==> flow/design.v <==
module fullAdder(input logic a,b,cin,
					  output logic out,cout);
	assign out = (a ^ b) ^ cin;
	assign cout = ( b & cin) | (a & b) | (a & cin);
endmodule
module nBitsADD #(parameter N=32)
					  (input logic [N-1:0] a,b,
					   input logic cin,
					   output logic [N-1:0] out,
					   output logic overflow,cout);
	logic [N-1:0] carry;  
   genvar i;
   generate 
		for(i=0;i<N;i=i+1)
			begin: generateNbitAdder
				if(i==0)
					fullAdder f(a[0],b[0],cin,out[0],carry[0]); 
				else
					fullAdder f(a[i],b[i],carry[i-1],out[i],carry[i]);
			end
   endgenerate
	assign cout = carry[N-1];
	assign overflow = (carry[N-1] ^ carry[N-2]) | 1'b0;  
endmodule 
module Register #(parameter N=32)
					  (input logic [N-1:0] in,
						input logic clk, rst, enable,
						output logic [N-1:0] out);
	always_ff @ (posedge clk) begin
		if (rst) out<={N{1'b0}};
		else if (enable) out<=in;
		else out<=out;
	end	
endmodule 
module mux4 #(parameter N=32)
				 (input logic [N-1:0]in0,in1,in2,in3,in4,in5,in6,in7,in8,in9,in10,in11,in12,in13,in14,in15,
				  input logic [3:0] sel,
				  output logic [N-1:0]out);
	assign out=(sel == 4'b0)? in0 : (sel == 4'b1)? in1 : (sel == 4'b10)? in2 : (sel == 4'b11)? in3 :
				  (sel == 4'b100)? in4 : (sel == 4'b101)? in5 : (sel == 4'b110)? in6 : (sel == 4'b111)? in7 :
				  (sel == 4'b1000)? in8 : (sel == 4'b1001)? in9 : (sel == 4'b1010)? in10 : (sel == 4'b1011)? in11 :
				  (sel == 4'b1100)? in12 : (sel == 4'b1101)? in13 : (sel == 4'b1110)? in14 : in15;				
endmodule
module nBitsAND #(parameter N=32)
					  (input logic [N-1:0]a,b,
						output logic [N-1:0]out);
	assign out = a & b;
endmodule 
module nBitsOR #(parameter N=32)
					 (input logic [N-1:0]a,b,
					  output logic [N-1:0]out);
	assign out = a | b;
endmodule 
module nBitsNOT #(parameter N=32)
					  (input logic [N-1:0]a,
						output logic [N-1:0]out);
	assign out = ~a;
endmodule 
module nBitsC2 #(parameter N=32)
					 (input logic [N-1:0]a,
					  output logic [N-1:0]out);
	assign out = (~a) + 1'b1;
endmodule 
module nBitsShift	#(parameter N=32)
						 (input logic [N-1:0] a,
						  input logic [N-1:0]shamt,
						  input logic sel,  
						  output logic [N-1:0] out);
	logic [N-1:0] outIzq, outDer;
	assign outDer = a>>shamt;		
	assign outIzq = a<<shamt;
	assign out = (sel == 1'b0) ? outDer : outIzq;
endmodule
module ALU #(parameter N=32)
				(input logic [N-1:0] a, b,
				 input logic [3:0] sel,
				 output logic z, n, v,  
				 output logic [N-1:0] result);
	logic [N-1:0] outAND, outOR, outADD, selB, outC2, outShift, nLO, nHI, Ra, Rb;
	logic HI, LO, selShift, cout; 
	assign HI = 1'b1;
	assign LO = 1'b0;
	assign nLO = {N{LO}};
	assign nHI = {N{HI}};
	assign selShift = (sel == 4'b11) ? HI : LO;  
	assign selB = (sel == 4'b1) ? Rb : outC2;  
	assign n = result[N-1];
	assign z = (result == nLO) ? 1'b1 : 1'b0;
	assign Ra = (sel != 4'b1001)? a : b;
	assign Rb = (sel != 4'b1001)? b : a;
	nBitsAND #(N) AND (Ra, Rb, outAND);
	nBitsADD #(N) ADD (Ra, selB, LO, outADD, v, cout);
	nBitsOR #(N) OR (Ra, Rb, outOR);
	nBitsC2 #(N) C2 (Rb, outC2);
	nBitsShift #(N) SHIFT (Ra, Rb, selShift, outShift);
	mux4 #(N) MUX (nLO, outADD, outADD, outShift, outShift, outAND, outOR, Rb, Ra, outADD, nHI, nHI, nHI, nHI, nHI, nHI,
						sel, result);
endmodule
module AverageUnit #(parameter N=32)
						  (input logic [N-1:0] pixel,
							output logic [N-1:0] out);
	logic [9:0] outADD1, outADD2, etapa1, etapa2, etapa3;
	nBitsADD #(10) ADD1 ({2'b0,pixel[7:0]},{2'b0,pixel[15:8]},1'b0,outADD1);
	nBitsADD #(10) ADD2 ({2'b0,pixel[23:16]}, outADD1, 1'b0, outADD2);
	nBitsADD #(10) ADD3 (outADD2, outADD2>>2'b10, 1'b0, etapa1);
	nBitsADD #(10) ADD4 (etapa1, etapa1>>3'b100, 1'b0, etapa2);
	nBitsADD #(10) ADD5 (etapa2, etapa2>>4'b1000, 1'b0, etapa3);
	assign out = etapa3>>2'b10;
endmodule 
module UmbralUnit #(parameter N=32)
						 (input logic [N-1:0] pixel,
						  input logic [N-1:0] umbral,
						  output logic  out);
	assign out = (pixel[7:0]>=umbral)? 1 : 0;
endmodule 
module PAU #(parameter N=32)
				(input logic [N-1:0] pix, umbral,
				 input logic sel,
				 output logic [N-1:0] out);
	logic [N-1:0] outProm, outUmb;
	logic umb;
	AverageUnit #(N) Prom (pix, outProm);
	UmbralUnit #(N) Umb (pix, umbral, umb);
	assign outUmb = {{(N-1){1'b0}}, umb};  
	assign out = (sel)?  outUmb : outProm;  
endmodule 
module mux3 #(parameter N=32)
				 (input logic [N-1:0] in1, in2, in3, in4, in5, in6, in7, in8,
				  input logic [2:0] sel,
				  output logic [N-1:0] out);
	assign out = (sel == 3'b0) ? in1 : (sel == 3'b1) ? in2 : (sel == 3'b10) ? in3 : (sel == 3'b11) ? in4 : 
					 (sel == 3'b100) ? in5 : (sel == 3'b101) ? in6 : (sel == 3'b110) ? in7 : in8;
endmodule
module ConditionalUnit (input logic z, v, n, enable1, enable2, clk, rst,  
								input logic [2:0] cond,  
								output logic out);  
	logic [2:0] regMem, regFlags;
	logic outCond;
	assign regFlags[0]=z;
	assign regFlags[1]=v;
	assign regFlags[2]=n;
	Register #(3) REG (regFlags, clk, rst, enable1, regMem);
	mux3 #(1) MUX (regMem[0] & 1'b1,  
					 ~(regMem[0] ^ 1'b0),  
					 ~(regMem[2] ^ regMem[1]),  
						regMem[2] ^ regMem[1],  
					 ~(regMem[0] ^ 1'b0) & ~(regMem[2] ^ regMem[1]),  
						(regMem[0] & 1'b1) | (regMem[2] ^ regMem[1]),  
						1'b0,  
						1'b1,  
						cond, outCond);
	assign out = (enable2) ? outCond : 1'b0 ;
endmodule 
module ControlUnit(input logic [9:0] InstHeader,
						 output logic RnSrc, ImmSrc, RsSrc, ResultSrc, IOFlag, PAUOp, ImmExt, FlagWrite, ALUSrc, BranchInst, MemWrite, RegWrite, MemPWrite,
						 output logic [3:0] ALUControl,
						 output logic [2:0] CondFlag,
						 output logic [1:0] MemToReg);
	always_comb begin
		if (InstHeader[6:5] == 2'b0) begin  
			if (InstHeader[4]) begin  
				if(InstHeader[3:0] == 4'b1) begin  
					RnSrc = 1'b0;
					ImmSrc = 1'b0;
					ImmExt = 1'b1;
					RegWrite = 1'b1;
					RsSrc = 1'b0;
					PAUOp = 1'b0;
					FlagWrite = 1'b0;
					ALUSrc = 1'b1;
					BranchInst = 1'b0;
					ALUControl = 4'b10;
					CondFlag = InstHeader[9:7];  
					ResultSrc = 1'b0;
					MemWrite = 1'b0;
					MemPWrite = 1'b0;
					IOFlag = 1'b0;
					MemToReg = 2'b1;
				end
				else if(InstHeader[3:0] == 4'b10) begin  
					RnSrc = 1'b0;
					ImmSrc = 1'b0;
					ImmExt = 1'b1;
					RegWrite = 1'b1;
					RsSrc = 1'b0;
					PAUOp = 1'b0;
					FlagWrite = 1'b0;
					ALUSrc = 1'b1;
					BranchInst = 1'b0;
					ALUControl = 4'b1;
					CondFlag = InstHeader[9:7];  
					ResultSrc = 1'b0;
					MemWrite = 1'b0;
					MemPWrite = 1'b0;
					IOFlag = 1'b0;
					MemToReg = 2'b1;
				end
				else if(InstHeader[3:0] == 4'b11) begin 
					RnSrc = 1'b0;
					ImmSrc = 1'b0;
					ImmExt = 1'b1;
					RegWrite = 1'b1;
					RsSrc = 1'b0;
					PAUOp = 1'b0;
					FlagWrite = 1'b0;
					ALUSrc = 1'b1;
					BranchInst = 1'b0;
					ALUControl = 4'b0111;
					CondFlag = InstHeader[9:7];  
					ResultSrc = 1'b0;
					MemWrite = 1'b0;
					MemPWrite = 1'b0;
					IOFlag = 1'b0;
					MemToReg = 2'b01;
				end
				else if(InstHeader[3:0] == 4'b110) begin 
					RnSrc = 1'b0;
					ImmSrc = 1'b0;
					ImmExt = 1'b0;
					RegWrite = 1'b1;
					RsSrc = 1'b0;
					PAUOp = 1'b0;
					FlagWrite = 1'b0;
					ALUSrc = 1'b1;
					BranchInst = 1'b0;
					ALUControl = 4'b110;
					CondFlag = InstHeader[9:7];  
					ResultSrc = 1'b0;
					MemWrite = 1'b0;
					MemPWrite = 1'b0;
					IOFlag = 1'b0;
					MemToReg = 2'b1;
				end
				else if(InstHeader[3:0] == 4'b111) begin 
					RnSrc = 1'b1;
					ImmSrc = 1'b0;
					ImmExt = 1'b1;
					RegWrite = 1'b0;
					RsSrc = 1'b0;
					PAUOp = 1'b0;
					FlagWrite = 1'b1;
					ALUSrc = 1'b1;
					BranchInst = 1'b0;
					ALUControl = 4'b10;
					CondFlag = InstHeader[9:7];  
					ResultSrc = 1'b0;
					MemWrite = 1'b0;
					MemPWrite = 1'b0;
					IOFlag = 1'b0;
					MemToReg = 2'b01;
				end
				else if(InstHeader[3:0] == 4'b1000) begin 
					RnSrc = 1'b0;
					ImmSrc = 1'b0;
					ImmExt = 1'b0;
					RegWrite = 1'b1;
					RsSrc = 1'b0;
					PAUOp = 1'b0;
					FlagWrite = 1'b0;
					ALUSrc = 1'b1;
					BranchInst = 1'b0;
					ALUControl = 4'b11;
					CondFlag = InstHeader[9:7];  
					ResultSrc = 1'b0;
					MemWrite = 1'b0;
					MemPWrite = 1'b0;
					IOFlag = 1'b0;
					MemToReg = 2'b1;
				end
				else if(InstHeader[3:0] == 4'b1001) begin 
					RnSrc = 1'b0;
					ImmSrc = 1'b0;
					ImmExt = 1'b0;
					RegWrite = 1'b1;
					RsSrc = 1'b0;
					PAUOp = 1'b0;
					FlagWrite = 1'b0;
					ALUSrc = 1'b1;
					BranchInst = 1'b0;
					ALUControl = 4'b100;
					CondFlag = InstHeader[9:7];  
					ResultSrc = 1'b0;
					MemWrite = 1'b0;
					MemPWrite = 1'b0;
					IOFlag = 1'b0;
					MemToReg = 2'b1;
				end
				else begin 
					RnSrc = 1'b0;
					ImmSrc = 1'b0;
					ImmExt = 1'b0;
					RegWrite = 1'b0;
					RsSrc = 1'b0;
					PAUOp = 1'b0;
					FlagWrite = 1'b0;
					ALUSrc = 1'b0;
					BranchInst = 1'b0;
					ALUControl = 4'b0;
					CondFlag = 3'b0;
					ResultSrc = 1'b0;
					MemWrite = 1'b0;
					MemPWrite = 1'b0;
					IOFlag = 1'b0;
					MemToReg = 2'b0;
				end
			end
			else begin  
				if(InstHeader[3:0] == 4'b1) begin  
					RnSrc = 1'b0;
					ImmSrc = 1'b0;
					ImmExt = 1'b0;
					RegWrite = 1'b1;
					RsSrc = 1'b0;
					PAUOp = 1'b0;
					FlagWrite = 1'b0;
					ALUSrc = 1'b0;
					BranchInst = 1'b0;
					ALUControl = 4'b10;
					CondFlag = InstHeader[9:7];  
					ResultSrc = 1'b0;
					MemWrite = 1'b0;
					MemPWrite = 1'b0;
					IOFlag = 1'b0;
					MemToReg = 2'b1;
				end
				else if(InstHeader[3:0] == 4'b10) begin  
					RnSrc = 1'b0;
					ImmSrc = 1'b0;
					ImmExt = 1'b0;
					RegWrite = 1'b1;
					RsSrc = 1'b0;
					PAUOp = 1'b0;
					FlagWrite = 1'b0;
					ALUSrc = 1'b0;
					BranchInst = 1'b0;
					ALUControl = 4'b1;
					CondFlag = InstHeader[9:7];  
					ResultSrc = 1'b0;
					MemWrite = 1'b0;
					MemPWrite = 1'b0;
					IOFlag = 1'b0;
					MemToReg = 2'b1;
				end
				else if (InstHeader[3:0] == 4'b11) begin  
					RnSrc = 1'b0;
					ImmSrc = 1'b0;
					ImmExt = 1'b0;
					RegWrite = 1'b1;
					RsSrc = 1'b1;
					PAUOp = 1'b0;
					FlagWrite = 1'b0;
					ALUSrc = 1'b0;
					BranchInst = 1'b0;
					ALUControl = 4'b1000;
					CondFlag = InstHeader[9:7];  
					ResultSrc = 1'b0;
					MemWrite = 1'b0;
					MemPWrite = 1'b0;
					IOFlag = 1'b0;
					MemToReg = 2'b01;
				end
				else if (InstHeader[3:0] == 4'b110) begin  
					RnSrc = 1'b0;
					ImmSrc = 1'b0;
					ImmExt = 1'b0;
					RegWrite = 1'b1;
					RsSrc = 1'b0;
					PAUOp = 1'b0;
					FlagWrite = 1'b0;
					ALUSrc = 1'b0;
					BranchInst = 1'b0;
					ALUControl = 4'b110;
					CondFlag = InstHeader[9:7];  
					ResultSrc = 1'b0;
					MemWrite = 1'b0;
					MemPWrite = 1'b0;
					IOFlag = 1'b0;
					MemToReg = 2'b1;
				end
				else if (InstHeader[3:0] == 4'b111) begin  
					RnSrc = 1'b0;
					ImmSrc = 1'b0;
					ImmExt = 1'b0;
					RegWrite = 1'b0;
					RsSrc = 1'b1;
					PAUOp = 1'b0;
					FlagWrite = 1'b1;
					ALUSrc = 1'b0;
					BranchInst = 1'b0;
					ALUControl = 4'b1001;
					CondFlag = InstHeader[9:7];  
					ResultSrc = 1'b0;
					MemWrite = 1'b0;
					MemPWrite = 1'b0;
					IOFlag = 1'b0;
					MemToReg = 2'b0;
				end
				else if (InstHeader[3:0] == 4'b1000) begin  
					RnSrc = 1'b0;
					ImmSrc = 1'b0;
					ImmExt = 1'b0;
					RegWrite = 1'b1;
					RsSrc = 1'b0;
					PAUOp = 1'b0;
					FlagWrite = 1'b0;
					ALUSrc = 1'b0;
					BranchInst = 1'b0;
					ALUControl = 4'b11;
					CondFlag = InstHeader[9:7];  
					ResultSrc = 1'b0;
					MemWrite = 1'b0;
					MemPWrite = 1'b0;
					IOFlag = 1'b0;
					MemToReg = 2'b1;
				end
				else if (InstHeader[3:0] == 4'b1001) begin  
					RnSrc = 1'b0;
					ImmSrc = 1'b0;
					ImmExt = 1'b0;
					RegWrite = 1'b1;
					RsSrc = 1'b0;
					PAUOp = 1'b0;
					FlagWrite = 1'b0;
					ALUSrc = 1'b0;
					BranchInst = 1'b0;
					ALUControl = 4'b100;
					CondFlag = InstHeader[9:7];  
					ResultSrc = 1'b0;
					MemWrite = 1'b0;
					MemPWrite = 1'b0;
					IOFlag = 1'b0;
					MemToReg = 2'b1;
				end
				else if (InstHeader[3:0] == 4'b1010) begin  
					RnSrc = 1'b0;
					ImmSrc = 1'b0;
					ImmExt = 1'b0;
					RegWrite = 1'b1;
					RsSrc = 1'b0;
					PAUOp = 1'b0;
					FlagWrite = 1'b0;
					ALUSrc = 1'b0;
					BranchInst = 1'b0;
					ALUControl = 4'b0;
					CondFlag = InstHeader[9:7];  
					ResultSrc = 1'b1;
					MemWrite = 1'b0;
					MemPWrite = 1'b0;
					IOFlag = 1'b0;
					MemToReg = 2'b1;
				end
				else if (InstHeader[3:0] == 4'b1011) begin  
					RnSrc = 1'b0;
					ImmSrc = 1'b0;
					ImmExt = 1'b0;
					RegWrite = 1'b1;
					RsSrc = 1'b0;
					PAUOp = 1'b1;
					FlagWrite = 1'b0;
					ALUSrc = 1'b0;
					BranchInst = 1'b0;
					ALUControl = 4'b0;
					CondFlag = InstHeader[9:7];  
					ResultSrc = 1'b1;
					MemWrite = 1'b0;
					MemPWrite = 1'b0;
					IOFlag = 1'b0;
					MemToReg = 2'b1;
				end
				else begin  
					RnSrc = 1'b0;
					ImmSrc = 1'b0;
					ImmExt = 1'b0;
					RegWrite = 1'b0;
					RsSrc = 1'b0;
					PAUOp = 1'b0;
					FlagWrite = 1'b0;
					ALUSrc = 1'b0;
					BranchInst = 1'b0;
					ALUControl = 4'b0;
					CondFlag = 3'b0;
					ResultSrc = 1'b0;
					MemWrite = 1'b0;
					MemPWrite = 1'b0;
					IOFlag = 1'b0;
					MemToReg = 2'b0;
				end
			end
		end
		else if(InstHeader[6:5] == 2'b1) begin  
			if (InstHeader[4:3] == 2'b0) begin  
				RnSrc = 1'b0;
				ImmSrc = 1'b0;
				ImmExt = 1'b1;
				RegWrite = 1'b0;
				RsSrc = 1'b1;
				PAUOp = 1'b0;
				FlagWrite = 1'b0;
				ALUSrc = 1'b1;
				BranchInst = 1'b0;
				ALUControl = 4'b1;
				CondFlag = 3'b0;
				ResultSrc = 1'b0;
				MemWrite = 1'b1;
				MemPWrite = 1'b0;
				IOFlag = 1'b0;
				MemToReg = 2'b0;
			end
			else if (InstHeader[4:3] == 2'b1) begin  
				RnSrc = 1'b0;
				ImmSrc = 1'b0;
				ImmExt = 1'b0;
				RegWrite = 1'b1;
				RsSrc = 1'b1;
				PAUOp = 1'b0;
				FlagWrite = 1'b0;
				ALUSrc = 1'b0;
				BranchInst = 1'b0;
				ALUControl = 4'b1000;
				CondFlag = InstHeader[9:7];  
				ResultSrc = 1'b0;
				MemWrite = 1'b0;
				MemPWrite = 1'b0;
				IOFlag = 1'b0;
				MemToReg = 2'b10;
			end
			else if (InstHeader[4:3] == 2'b10) begin  
				RnSrc = 1'b0;
				ImmSrc = 1'b0;
				ImmExt = 1'b0;
				RegWrite = 1'b0;
				RsSrc = 1'b1;
				PAUOp = 1'b0;
				FlagWrite = 1'b0;
				ALUSrc = 1'b0;
				BranchInst = 1'b0;
				ALUControl = 4'b1000;
				CondFlag = InstHeader[9:7];  
				ResultSrc = 1'b0;
				MemWrite = 1'b0;
				MemPWrite = 1'b1;
				IOFlag = 1'b0;
				MemToReg = 2'b1;
			end
			else if (InstHeader[4:3] == 2'b11) begin  
				RnSrc = 1'b0;
				ImmSrc = 1'b0;
				ImmExt = 1'b1;
				RegWrite = 1'b1;
				RsSrc = 1'b1;
				PAUOp = 1'b0;
				FlagWrite = 1'b0;
				ALUSrc = 1'b1;
				BranchInst = 1'b0;
				ALUControl = 4'b1;
				CondFlag = InstHeader[9:7];  
				ResultSrc = 1'b0;
				MemWrite = 1'b0;
				MemPWrite = 1'b0;
				IOFlag = 1'b0;
				MemToReg = 2'b0;
			end
			else begin  
				RnSrc = 1'b0;
				ImmSrc = 1'b0;
				ImmExt = 1'b0;
				RegWrite = 1'b0;
				RsSrc = 1'b0;
				PAUOp = 1'b0;
				FlagWrite = 1'b0;
				ALUSrc = 1'b0;
				BranchInst = 1'b0;
				ALUControl = 4'b0;
				CondFlag = 3'b0;
				ResultSrc = 1'b0;
				MemWrite = 1'b0;
				MemPWrite = 1'b0;
				IOFlag = 1'b0;
				MemToReg = 2'b0;
			end
		end
		else if (InstHeader[6:5] == 2'b10) begin  
			RnSrc = 1'b0;
			ImmSrc = 1'b1;
			ImmExt = 1'b0;
			RegWrite = 1'b0;
			RsSrc = 1'b0;
			PAUOp = 1'b0;
			FlagWrite = 1'b0;
			ALUSrc = 1'b1;
			BranchInst = 1'b1;
			ALUControl = 4'b111;
			CondFlag = InstHeader[9:7];
			ResultSrc = 1'b0;
			MemWrite = 1'b0;
			MemPWrite = 1'b0;
			IOFlag = 1'b0;
			MemToReg = 2'b1;
		end
		else begin  
			RnSrc = 1'b0;
			ImmSrc = 1'b0;
			ImmExt = 1'b0;
			RegWrite = 1'b0;
			RsSrc = 1'b0;
			PAUOp = 1'b0;
			FlagWrite = 1'b0;
			ALUSrc = 1'b0;
			BranchInst = 1'b0;
			ALUControl = 4'b0;
			CondFlag = 3'b0;
			ResultSrc = 1'b0;
			MemWrite = 1'b0;
			MemPWrite = 1'b0;
			IOFlag = 1'b0;
			MemToReg = 2'b0;
		end
	end 
endmodule 
module Extend (input logic [26:0] imm,
					input logic ImmSrc, ImmExt,
					output logic [31:0] ExtImm);
	logic [31:0] ext14, ext27;
	assign ext14 = (ImmExt) ? { {18{ imm[13] }} , imm[13:0]} : { {18{ 1'b0 }} , imm[13:0]};  
	assign ext27 = (ImmExt) ? { {5{ imm[26] }} , imm} : { {5{ 1'b0 }} , imm };  
	assign ExtImm = (ImmSrc) ? ext27 : ext14;
endmodule 
module RegisterFile #(parameter N=4, M=32)
			(input logic clk,
			input logic rst,
			input logic WE3,
			input logic [N-1:0] A1,
			input logic [N-1:0] A2,
			input logic [N-1:0] A3,
			input logic [M-1:0] WD3,
			input logic [M-1:0] R15,
			output logic [M-1:0] RD1,
			output logic [M-1:0] RD2);
logic [31:0]rf[16];  
logic [31:0] rd1f, rd2f;
always_ff@(posedge clk)
	if (rst) begin
		for (int k = 0; k < 16; k++) rf[k] <= 32'b0;
	end
	else if (WE3) rf[A3] <= WD3;
	assign rd1f = (WE3 && A3 == A1) ? WD3 : rf[A1];
	assign rd2f = (WE3 && A3 == A2) ? WD3 : rf[A2];
	assign RD1 = (A1==4'b1111)? R15:rd1f;
	assign RD2 = (A1==4'b1111)? R15:rd2f;
endmodule
module Fetch #(parameter N = 32)
              (input  logic clk, rst, PCsrc,
		  		   input  logic [N-1:0] PCalu,
				   input  logic [N-1:0] imem_rdata,
				   output logic [N-1:0] inst,
					output logic [N-1:0] PCout);
	logic [N-1:0] PCin, PCplus1;
	Register #(N) PC (PCin, clk, rst, 1'b1, PCout);
	nBitsADD #(N) Sumador (PCout, 32'b1, 1'b0, PCplus1);
	assign inst = imem_rdata;  
	assign PCin = (PCsrc)? PCalu : PCplus1;
endmodule
module Decode #(parameter N=32)
					(input logic [N-1:0] inst, PC, DataWrite,
					 input logic [3:0] Rd,
					 input logic clk, rst, RegWrite,
					 output logic [N-1:0] Ra, Rb, ExtImm,
					 output logic [3:0] RdOut,
					 output logic MemPWrite, RegWriteOut, MemWrite, BranchInst, ALUSrc, FlagWrite, PAUOp, IOFlag, ResultSrc,
					 output logic [3:0] ALUControl,
					 output logic [2:0] CondFlag,
					 output logic [1:0] MemToReg);
	logic RnSrc, ImmSrc, RsSrc, ImmExt;
	logic [3:0] A1, A2;
	logic [26:0] ImmMux;
	ControlUnit UnidadControl (inst[31:22], RnSrc, ImmSrc, RsSrc, ResultSrc, IOFlag, PAUOp, ImmExt, FlagWrite, ALUSrc, 
										BranchInst, MemWrite, RegWriteOut, MemPWrite, ALUControl, CondFlag, MemToReg);
	RegisterFile #(4, N) BancoRegistro (clk, rst, RegWrite, A1, A2, Rd,	DataWrite, PC, Ra, Rb);
	Extend Extension (ImmMux, ImmSrc, ImmExt, ExtImm);
	assign ImmMux = (ImmSrc) ? inst[26:0] : { {13{1'b0}},inst[13:0]};
	assign A1 = (RnSrc) ? inst[17:14] : inst[21:18];
	assign A2 = (RsSrc) ? inst[17:14] : inst[13:10];
	assign RdOut = inst[17:14];
endmodule 
module Execute #(parameter N=32)
					(input logic MemPWrite, RegWrite, MemWrite, BranchInst, ALUSrc, FlagWrite, PAUOp, IOFlag, ResultSrc, clk, rst,
					 input logic [1:0] MemToReg,
					 input logic [3:0] ALUControl,
					 input logic [2:0] CondFlag,
					 input logic [31:0] Ra, Rb, ExtIm,
					 input logic [3:0] Rd,
					 output logic PCSrc, RegWriteOut, MemWriteOut, MemPWriteOut, IOFlagOut,
					 output logic [1:0] MemToRegOut,
					 output logic [N-1:0] ALUResult, WriteData, 
					 output logic [3:0] RdOut);
	logic z, v, n, enable2, condi;
	logic [31:0] ALUOut, APUout, RbMux;
	assign MemPWriteOut = MemPWrite;
	assign MemToRegOut = MemToReg;
	assign MemWriteOut = MemWrite;
	assign IOFlagOut = IOFlag;
	assign RdOut = Rd;
	assign WriteData = Rb;
	assign enable2 = BranchInst | RegWrite;  
	assign RegWriteOut = condi & RegWrite;  
	assign PCSrc = condi & BranchInst;  
	ConditionalUnit UniCondicion (z, v, n, FlagWrite, enable2, clk, rst, CondFlag, condi);
	ALU #(32) ALUnit (Ra, RbMux, ALUControl, z, n, v, ALUOut);
	PAU #(32) PAUnit (Ra, Rb,PAUOp, APUout);
	assign RbMux = (ALUSrc) ? ExtIm : Rb;
	assign ALUResult = (ResultSrc) ? APUout : ALUOut;
endmodule 
module MemoryStage #(parameter N = 32) 
						  (input logic clk, MEMWrite, MemPWrite, PCSrc, RegWrite, IOFlag,
							input logic [1:0] MemToReg,
							input logic [N-1:0] address, WriteData,
							input logic [3:0] RdIn,
							input logic [N-1:0] dmem_rdata,
							input logic [1:0] pmem_rdata,
							output logic [N-1:0] ReadDataDataMem, ReadDataPixMem, ALUresultOut,
							output logic [3:0]  RdOut,
							output logic PCSrcOut, RegWriteOut, IOFlagOut,
							output logic [1:0] MemToRegOut);
	assign ReadDataDataMem = dmem_rdata;
	assign ReadDataPixMem = {{(N-2){1'b0}}, pmem_rdata};
	assign ALUresultOut = address;
	assign RdOut = RdIn;
	assign PCSrcOut = PCSrc;
	assign RegWriteOut = RegWrite;
	assign IOFlagOut = IOFlag;
	assign MemToRegOut = MemToReg;
endmodule
module WriteBack #(parameter N=32)
						(input logic PCSrc, RegWrite, IOFlag,
						 input logic [1:0] MemToReg,
						 input logic [N-1:0] IOIn, ReadData, ReadDataP, ALUOut, 
						 input logic [3:0] Rd,
						 output logic [N-1:0] OutData, 
						 output logic [3:0] RdOut,
						 output logic PCSrcOut, RegWriteOut);
	logic [N-1:0] Result;
	assign Result = (MemToReg == 2'b0) ? ReadData : (MemToReg == 2'b1) ? ALUOut : (MemToReg == 2'b10) ? ReadDataP : 32'b0;
	assign OutData = (IOFlag) ? IOIn : Result;
	assign PCSrcOut = PCSrc;
	assign RegWriteOut = RegWrite;
	assign RdOut = Rd;
endmodule   
module ArquitecturaHybridARMIPS(input logic clk, reset,
										  output logic [31:0] imem_addr,
										  input logic [31:0] imem_rdata,
										  output logic [31:0] mem_addr,
										  output logic dmem_we,
										  output logic [31:0] dmem_wdata,
										  input logic [31:0] dmem_rdata,
										  output logic pmem_we,
										  output logic [1:0] pmem_wdata,
										  input logic [1:0] pmem_rdata,
										  output logic rf_we,
										  output logic [3:0] rf_waddr,
										  output logic [31:0] rf_wdata);
	logic enable;
	logic [31:0] inDE, PC, DataWrite, PCalu, IOIn, outFE;
	logic [3:0] Rd;
	logic PCSrc, RegWrite;
	logic [117:0] outDE, inEXE;
	logic [74:0] outEXE, inMEM;
	logic [104:0] outMEM, inWB;
	assign enable = 1'b1;
	assign IOIn = 32'b0;
	assign imem_addr = PC;
	assign mem_addr = inMEM[31:0];
	assign dmem_we = inMEM[72];
	assign dmem_wdata = inMEM[63:32];
	assign pmem_we = inMEM[73];
	assign pmem_wdata = inMEM[33:32];
	assign rf_we = RegWrite;
	assign rf_waddr = Rd;
	assign rf_wdata = DataWrite;
	Fetch #(32) IF (clk, reset, PCSrc,
		  		   DataWrite,
				   imem_rdata,
				   outFE, PC);
	Decode #(32) DE (inDE, PC, DataWrite,
					 Rd,
					 clk, reset, RegWrite,
					 outDE[95:64], outDE[63:32], outDE[31:0],  
					 outDE[99:96],  
					 outDE[100], outDE[101], outDE[102], outDE[103], outDE[104],  
					 outDE[105], outDE[106], outDE[107], outDE[108],   
					 outDE[112:109],  
					 outDE[115:113],  
					 outDE[117:116]);  
	Execute #(32) EXE (inEXE[100], inEXE[101], inEXE[102], inEXE[103], inEXE[104],  
					  inEXE[105], inEXE[106], inEXE[107], inEXE[108],  
					  clk, reset,
					  inEXE[117:116],  
					  inEXE[112:109],  
					  inEXE[115:113],  
					  inEXE[95:64], inEXE[63:32], inEXE[31:0],  
					  inEXE[99:96],  
					  outEXE[70], outEXE[71], outEXE[72], outEXE[73], outEXE[74],  
					  outEXE[69:68],  
					  outEXE[31:0], outEXE[63:32],  
					  outEXE[67:64]);  
	MemoryStage #(32) MEM (clk,
							inMEM[72], inMEM[73], inMEM[70], inMEM[71], inMEM[74],  
							inMEM[69:68],  
							inMEM[31:0], inMEM[63:32],  
							inMEM[67:64],  
							dmem_rdata, pmem_rdata,
							outMEM[31:0], outMEM[63:32], outMEM[95:64],  
							outMEM[99:96],  
							outMEM[102], outMEM[103], outMEM[104],  
							outMEM[101:100]);  
	WriteBack #(32) WB (inWB[102], inWB[103], inWB[104],  
						 inWB[101:100],  
						 IOIn, inWB[31:0], inWB[63:32], inWB[95:64],  
						 inWB[99:96],  
						 DataWrite, 
						 Rd,
						 PCSrc, RegWrite);
	Register #(32) IF_DE (outFE, clk, reset, enable, inDE);
	Register #(118) DE_EXE (outDE, clk, reset, enable, inEXE);
	Register #(75) EXE_MEM (outEXE, clk, reset, enable, inMEM);
	Register #(105) MEM_WB (outMEM, clk, reset, enable, inWB);
endmodule
# Tool chain data of ArquitecturaHybridARMIPS
# Module ArquitecturaHybridARMIPS before and after one edit of its RTL, step after step.
# "before" refers to lines of the RTL above, "after" to lines of the edited file.
# "change" is "after" less "before", of the values as shown.
# Library cell names are shortened.
# Not given: -
# design
top	ArquitecturaHybridARMIPS
clk_port	clk
cell_library	sky130hd
corner	tt_025C_1v80

# Edit of the RTL
# The edit as a unified diff against the file above.
# The edited RTL no longer does the same as the RTL above: the edit was made by script, with no optimisation intended.
# begin of diff
@@ -450,5 +450,5 @@
 					MemToReg = 2'b1;
 				end
-				else if (InstHeader[3:0] == 4'b1011) begin  
+				else if (InstHeader[3:0] != 4'b1011) begin  
 					RnSrc = 1'b0;
 					ImmSrc = 1'b0;
# end of diff

# Elaborated design
# Source: Yosys, flattened and elaborated, memories not mapped. Widths are those after wreduce. Registers that Yosys merges into a memory's read port (data or address) are not register bits. Print and check cells do not count.
# Memory sizes are those after Yosys's memory passes, which may raise the word count (mostly to a power of two), join words into wider ones and drop unused or constant bits.
# bits
element	before	after	change
output_inout_bits	137	137	0
memories	1	1	0
register_bits	332	332	0
ramBits	512	512	0
# op_classes
element	before	after	change
n_cmp	1	1	0
mux	175	175	0
n_logic	518	518	0
n_eq	35	35	0
addsub	1	1	0
shift	2	2	0
n_reduce_logical	13	13	0
# op_table
operator	before	after	change
equality test 4 bit (second input constant)	7	6	-1
!= test 4 bit (second input constant)	1	2	1
# Unchanged operator kinds not shown: 37.

# Longest topological paths
# Yosys ltp: most cells in a row. Word level: on the elaborated netlist, between registers, memories and ports. Mapped: between sequential cells and ports; inverters and the memories' decode and read muxes count.
# logic_depth
element	before	after	change
depth_word	109	109	0
ABC_AREA	0	0	-
depth_mapped	54	55	1
depth_no_buf	48	51	3

# Mapped cells and area
# Yosys stat after the flow's synthesis: flattened, memories mapped to cells. It holds for the ABC_AREA given above (unset counts as 0); a run with the other value may have another netlist.
# mapped
element	before	after	change
mapped_cells	5322	5203	-119
ffs	840	840	0
buf_cells	575	566	-9
synth_area_um2	49884.1	49231.0	-653.1
# by_type
type	before	after	change
nor2_1	796	747	-49
o21ai_0	135	99	-36
nor3_1	93	69	-24
a21oi_1	239	262	23
nand2_1	754	734	-20
o22ai_1	48	67	19
buf_2	45	29	-16
a221oi_1	13	26	13
a211oi_1	97	87	-10
o211ai_1	23	33	10
mux2i_1	198	207	9
mux4_2	147	138	-9
buf_6	5	14	9
buf_1	64	56	-8
a2111oi_0	9	1	-8
clkbuf_1	346	353	7
nand2b_1	37	30	-7
xnor2_1	23	29	6
# Unchanged cell types not shown: 13.
# Not every row of either side is listed.
# The figures by module come from a second, unflattened synthesis with its own total; it is not the netlist above.
# unflattened
element	before	after	change
cells_unflattened	5757	5756	-1
hier_area_um2	61799.3	61804.3	5.0
# Rows give one instance, submodules left out.
# by_module_before
mod	cells	mod_area_um2	seq_area_um2	n_inst
RegisterFile	1820	27654.0	15374.7	1
mux4 (N=32)	900	5861.9	0.0	1
nBitsShift (N=32)	607	4349.2	0.0	1
Register (N=118)	380	4156.5	2362.3	1
Register (N=105)	339	3756.1	2102.0	1
Register (N=75)	242	2716.4	1501.4	1
Register (N=32)	103	1163.6	640.6	2
fullAdder	1	20.0	0.0	114
Execute (N=32)	116	1415.1	0.0	1
ALU (N=32)	295	1366.3	0.0	1
WriteBack (N=32)	123	1282.5	0.0	1
Fetch (N=32)	70	792.0	0.0	1
MemoryStage (N=32)	106	792.0	0.0	1
nBitsC2 (N=32)	91	655.6	0.0	1
# before: Modules not listed: 14.
# by_module_after
mod	cells	mod_area_um2	seq_area_um2	n_inst
RegisterFile	1820	27654.0	15374.7	1
mux4 (N=32)	900	5861.9	0.0	1
nBitsShift (N=32)	607	4349.2	0.0	1
Register (N=118)	380	4156.5	2362.3	1
Register (N=105)	339	3756.1	2102.0	1
Register (N=75)	242	2716.4	1501.4	1
Register (N=32)	103	1163.6	640.6	2
fullAdder	1	20.0	0.0	114
Execute (N=32)	116	1415.1	0.0	1
ALU (N=32)	295	1366.3	0.0	1
WriteBack (N=32)	123	1282.5	0.0	1
Fetch (N=32)	70	792.0	0.0	1
MemoryStage (N=32)	106	792.0	0.0	1
nBitsC2 (N=32)	91	655.6	0.0	1
# after: Modules not listed: 14.

# Timing after synthesis
# Path of least setup slack by OpenSTA after synthesis, without wires, with an ideal clock, recovery checks aside; 20% of the period is set as input and as output delay. Where synthesis merged equal registers, the netlist keeps one of their names.
# synth_timing
element	before	after	change
path_kind	flip-flop to flip-flop	flip-flop to flip-flop	-
from	register DE_EXE.out[104]	register DE_EXE.out[104]	-
to	register EXE.UniCondicion.REG.out[0]	register EXE.UniCondicion.REG.out[0]	-
stages	54	56	2
period_ns	14.0	14.0	0.0
setup_time_ns	0.059	0.088	0.029
slack_ns	-0.534	-0.650	-0.116
arrival_time_ns	14.475	14.562	0.087
n_path_buf	6	5	-1
required_time_ns	13.941	13.912	-0.029
delay_ns	14.534	14.650	0.116
period_less_setup_slack_ns	14.534	14.65	0.116
# "delay_ns" = arrival - input delay + setup time.
# "stages" counts driving pins, that of a launching flip-flop among them; a cell with two outputs on the path counts twice.
# "period_less_setup_slack_ns" = period - worst setup slack (recovery checks aside). The figure is calculated, with input and output delays left at 20% of the set period.
# The rows between start and end are the longest chain of elaborated cells between them; the timing report does not say that the signal goes this way. Where chains are equally long, one stands for them.
# Each line given opens the expression or statement behind the cell; cells for indexed reads and writes are added by Yosys, which also makes memories of some case tables.
# A register here has more assigning lines than the two given.
# synth_between_before
cell_sequence	dfxtp_1 > buf_6 > mux2_2 > buf_2 > mux2i_4 > buf_2 > buf_2 > buf_4 > buf_2 > nor2_1 > xnor2_1 > fa_1 > inv_1 > fa_1 > fa_1 > fa_1 > inv_1 > fa_1 > [... 18 more ...] > fa_1 > fa_1 > fa_1 > fa_1 > fa_1 > fa_1 > fa_1 > fa_1 > inv_1 > fa_1 > fa_1 > o221ai_1 > o21ai_0 > a41o_1 > a31oi_1 > nand4_1 > nor4_1 > a31o_1
elab_chain_cells	109
cells_between	237
cone_lines	16
# synth_rtl_before
element	line_no	source
start, declared	28	output logic [N-1:0] out);
start, assigned	31	else if (enable) out<=in;
start, assigned	32	else out<=out;
2-to-1 mux 32 bit	710	assign RbMux = (ALUSrc) ? ExtIm : Rb;
2-to-1 mux 32 bit	90	assign Rb = (sel != 4'b1001)? b : a;
inverter 32 bit	62	assign out = (~a) + 1'b1;
adder 32 x 1 -> 32 bit	62
2-to-1 mux 32 bit	86	assign selB = (sel == 4'b1) ? Rb : outC2;
bitwise AND 1 bit (2 in a row)	4	assign cout = ( b & cin) | (a & b) | (a & cin);
OR 1 bit (2 in a row)	4
[... 85 more ...]	-
OR 1 bit (2 in a row)	4
bitwise XOR 1 bit	3	assign out = (a ^ b) ^ cin;
2-to-1 mux 32 bit (2 in a row)	41	(sel == 4'b1000)? in8 : (sel == 4'b1001)? in9 : (sel == 4'b1010)? in10 : (sel == 4'b1011)? in11 :
2-to-1 mux 32 bit (4 in a row)	40	(sel == 4'b100)? in4 : (sel == 4'b101)? in5 : (sel == 4'b110)? in6 : (sel == 4'b111)? in7 :
2-to-1 mux 32 bit (4 in a row)	39	assign out=(sel == 4'b0)? in0 : (sel == 4'b1)? in1 : (sel == 4'b10)? in2 : (sel == 4'b11)? in3 :
zero test 32 bit	88	assign z = (result == nLO) ? 1'b1 : 1'b0;
2-to-1 mux 1 bit	88
end, assigned	31
end, assigned	32
end, declared	28
# synth_between_after
cell_sequence	dfxtp_1 > buf_6 > mux2_1 > buf_2 > mux2i_2 > buf_4 > clkbuf_1 > clkbuf_1 > nor2_1 > xnor2_1 > fa_1 > inv_1 > fa_1 > fa_1 > fa_1 > inv_1 > fa_1 > inv_1 > [... 20 more ...] > fa_1 > fa_1 > fa_1 > fa_1 > fa_1 > inv_1 > fa_1 > fa_1 > nand2_1 > a31oi_1 > nor3_1 > o21ai_0 > o211ai_1 > a31oi_1 > a31oi_1 > nand4_1 > or4_1 > o32ai_2
elab_chain_cells	109
cells_between	237
cone_lines	16
# synth_rtl_after
element	line_no	source
start, declared	28	output logic [N-1:0] out);
start, assigned	31	else if (enable) out<=in;
start, assigned	32	else out<=out;
2-to-1 mux 32 bit	710	assign RbMux = (ALUSrc) ? ExtIm : Rb;
2-to-1 mux 32 bit	90	assign Rb = (sel != 4'b1001)? b : a;
inverter 32 bit	62	assign out = (~a) + 1'b1;
adder 32 x 1 -> 32 bit	62
2-to-1 mux 32 bit	86	assign selB = (sel == 4'b1) ? Rb : outC2;
bitwise AND 1 bit (2 in a row)	4	assign cout = ( b & cin) | (a & b) | (a & cin);
OR 1 bit (2 in a row)	4
[... 85 more ...]	-
OR 1 bit (2 in a row)	4
bitwise XOR 1 bit	3	assign out = (a ^ b) ^ cin;
2-to-1 mux 32 bit (2 in a row)	41	(sel == 4'b1000)? in8 : (sel == 4'b1001)? in9 : (sel == 4'b1010)? in10 : (sel == 4'b1011)? in11 :
2-to-1 mux 32 bit (4 in a row)	40	(sel == 4'b100)? in4 : (sel == 4'b101)? in5 : (sel == 4'b110)? in6 : (sel == 4'b111)? in7 :
2-to-1 mux 32 bit (4 in a row)	39	assign out=(sel == 4'b0)? in0 : (sel == 4'b1)? in1 : (sel == 4'b10)? in2 : (sel == 4'b11)? in3 :
zero test 32 bit	88	assign z = (result == nLO) ? 1'b1 : 1'b0;
2-to-1 mux 1 bit	88
end, assigned	31
end, assigned	32
end, declared	28

# Path in the finished layout
# Path of least setup slack in the final report of each run of set A (OpenROAD, finished layout, wires in). Where an end is a register, its clock arrival counts in the times.
# layout_timing
element	before	after	change
path_kind	flip-flop to flip-flop	flip-flop to flip-flop	-
from	register DE_EXE.out[104]	register DE_EXE.out[112]	-
to	register EXE.UniCondicion.REG.out[0]	register EXE.UniCondicion.REG.out[0]	-
slack_ns	0.47	0.02	-0.45
stages	48	53	5
n_path_buf	0	1	1
required_time_ns	14.34	14.31	-0.03
period_ns	13.7	13.7	0.0
arrival_time_ns	13.88	14.29	0.41
setup_time_ns	0.05	0.08	0.03
# The rows between start and end are the longest chain of elaborated cells between them; the timing report does not say that the signal goes this way. Where chains are equally long, one stands for them.
# A register here has more assigning lines than the two given.
# layout_between_before
cell_sequence	dfxtp_4 > mux2_4 > mux2i_4 > nor2_1 > xnor2_1 > fa_1 > inv_1 > fa_2 > fa_2 > fa_1 > inv_1 > fa_1 > inv_1 > fa_2 > fa_1 > inv_1 > fa_1 > fa_2 > [... 12 more ...] > fa_1 > fa_2 > fa_2 > fa_2 > fa_1 > fa_1 > fa_2 > fa_1 > inv_1 > fa_2 > fa_1 > o221ai_2 > o21ai_1 > a41o_1 > a31oi_1 > nand4_1 > nor4_2 > a31o_1
elab_chain_cells	109
cells_between	237
cone_lines	16
# layout_rtl_before
element	line_no	source
start, declared	28	output logic [N-1:0] out);
start, assigned	31	else if (enable) out<=in;
start, assigned	32	else out<=out;
2-to-1 mux 32 bit	710	assign RbMux = (ALUSrc) ? ExtIm : Rb;
2-to-1 mux 32 bit	90	assign Rb = (sel != 4'b1001)? b : a;
inverter 32 bit	62	assign out = (~a) + 1'b1;
adder 32 x 1 -> 32 bit	62
2-to-1 mux 32 bit	86	assign selB = (sel == 4'b1) ? Rb : outC2;
bitwise AND 1 bit (2 in a row)	4	assign cout = ( b & cin) | (a & b) | (a & cin);
OR 1 bit (2 in a row)	4
[... 85 more ...]	-
OR 1 bit (2 in a row)	4
bitwise XOR 1 bit	3	assign out = (a ^ b) ^ cin;
2-to-1 mux 32 bit (2 in a row)	41	(sel == 4'b1000)? in8 : (sel == 4'b1001)? in9 : (sel == 4'b1010)? in10 : (sel == 4'b1011)? in11 :
2-to-1 mux 32 bit (4 in a row)	40	(sel == 4'b100)? in4 : (sel == 4'b101)? in5 : (sel == 4'b110)? in6 : (sel == 4'b111)? in7 :
2-to-1 mux 32 bit (4 in a row)	39	assign out=(sel == 4'b0)? in0 : (sel == 4'b1)? in1 : (sel == 4'b10)? in2 : (sel == 4'b11)? in3 :
zero test 32 bit	88	assign z = (result == nLO) ? 1'b1 : 1'b0;
2-to-1 mux 1 bit	88
end, assigned	31
end, assigned	32
end, declared	28
# layout_between_after
cell_sequence	dfxtp_1 > nand4bb_4 > mux2i_2 > buf_4 > inv_2 > ha_2 > inv_1 > fa_2 > inv_2 > fa_2 > fa_2 > fa_1 > inv_1 > fa_2 > inv_2 > fa_1 > fa_1 > inv_1 > [... 17 more ...] > fa_2 > fa_2 > fa_2 > fa_1 > fa_1 > inv_1 > fa_2 > fa_1 > nand2_1 > a31oi_1 > nor3_2 > o21ai_1 > o211ai_1 > a31oi_2 > a31oi_1 > nand4_1 > or4_4 > o32ai_2
elab_chain_cells	109
cells_between	248
# layout_rtl_after
element	line_no	source
start, declared	28	output logic [N-1:0] out);
start, assigned	31	else if (enable) out<=in;
start, assigned	32	else out<=out;
!= test 4 bit	90	assign Rb = (sel != 4'b1001)? b : a;
2-to-1 mux 32 bit	90
inverter 32 bit	62	assign out = (~a) + 1'b1;
adder 32 x 1 -> 32 bit	62
2-to-1 mux 32 bit	86	assign selB = (sel == 4'b1) ? Rb : outC2;
bitwise AND 1 bit (2 in a row)	4	assign cout = ( b & cin) | (a & b) | (a & cin);
OR 1 bit (2 in a row)	4
[... 85 more ...]	-
OR 1 bit (2 in a row)	4
bitwise XOR 1 bit	3	assign out = (a ^ b) ^ cin;
2-to-1 mux 32 bit (2 in a row)	41	(sel == 4'b1000)? in8 : (sel == 4'b1001)? in9 : (sel == 4'b1010)? in10 : (sel == 4'b1011)? in11 :
2-to-1 mux 32 bit (4 in a row)	40	(sel == 4'b100)? in4 : (sel == 4'b101)? in5 : (sel == 4'b110)? in6 : (sel == 4'b111)? in7 :
2-to-1 mux 32 bit (4 in a row)	39	assign out=(sel == 4'b0)? in0 : (sel == 4'b1)? in1 : (sel == 4'b10)? in2 : (sel == 4'b11)? in3 :
zero test 32 bit	88	assign z = (result == nLO) ? 1'b1 : 1'b0;
2-to-1 mux 1 bit	88
end, assigned	31
end, assigned	32
end, declared	28

# Measured runs
# Runs of the flow (Yosys, OpenROAD) on both versions; the two runs of a pair have the same settings. The constraints put input and output delay at 20% of the set period each and load the outputs with 0.01 pF.
# flow_settings_set_A
CORE_MARGIN	5
CORE_UTILIZATION	40
period_ns	13.7
CAP_MARGIN	20
SLEW_MARGIN	20
# measured_set_A
element	before	after	change
setup_worst_slack_ns	0.467	0.018	-0.449
yosys_chip_area_um2	49884.1	49231.0	-653.1
util_pct	45.4	45.6	0.2
ws_hold_ns	0.409	0.430	0.021
setupTns_ns	0.000	0.000	0.000
total_die_area_um2	131874.0	130195.0	-1679.0
# flow_settings_set_B
ABC_AREA	0
CELL_PAD_IN_SITES_DETAIL_PLACEMENT	1
CORE_MARGIN	5
CORE_UTILIZATION	18
CTS_CLUSTER_DIAMETER	73
MAX_ROUTING_LAYER	met4
PLACE_DENSITY_LB_ADDON	0.08
SETUP_SLACK_MARGIN	-0.66
period_ns	7.71
CAP_MARGIN	20
SLEW_MARGIN	20
# measured_set_B
element	before	after	change
setup_worst_slack_ns	-5.194	-6.134	-0.940
yosys_chip_area_um2	49884.1	49231.0	-653.1
util_pct	22.5	22.6	0.1
ws_hold_ns	0.430	0.431	0.001
setupTns_ns	-62.959	-66.247	-3.288
total_die_area_um2	287763.0	284062.0	-3701.0
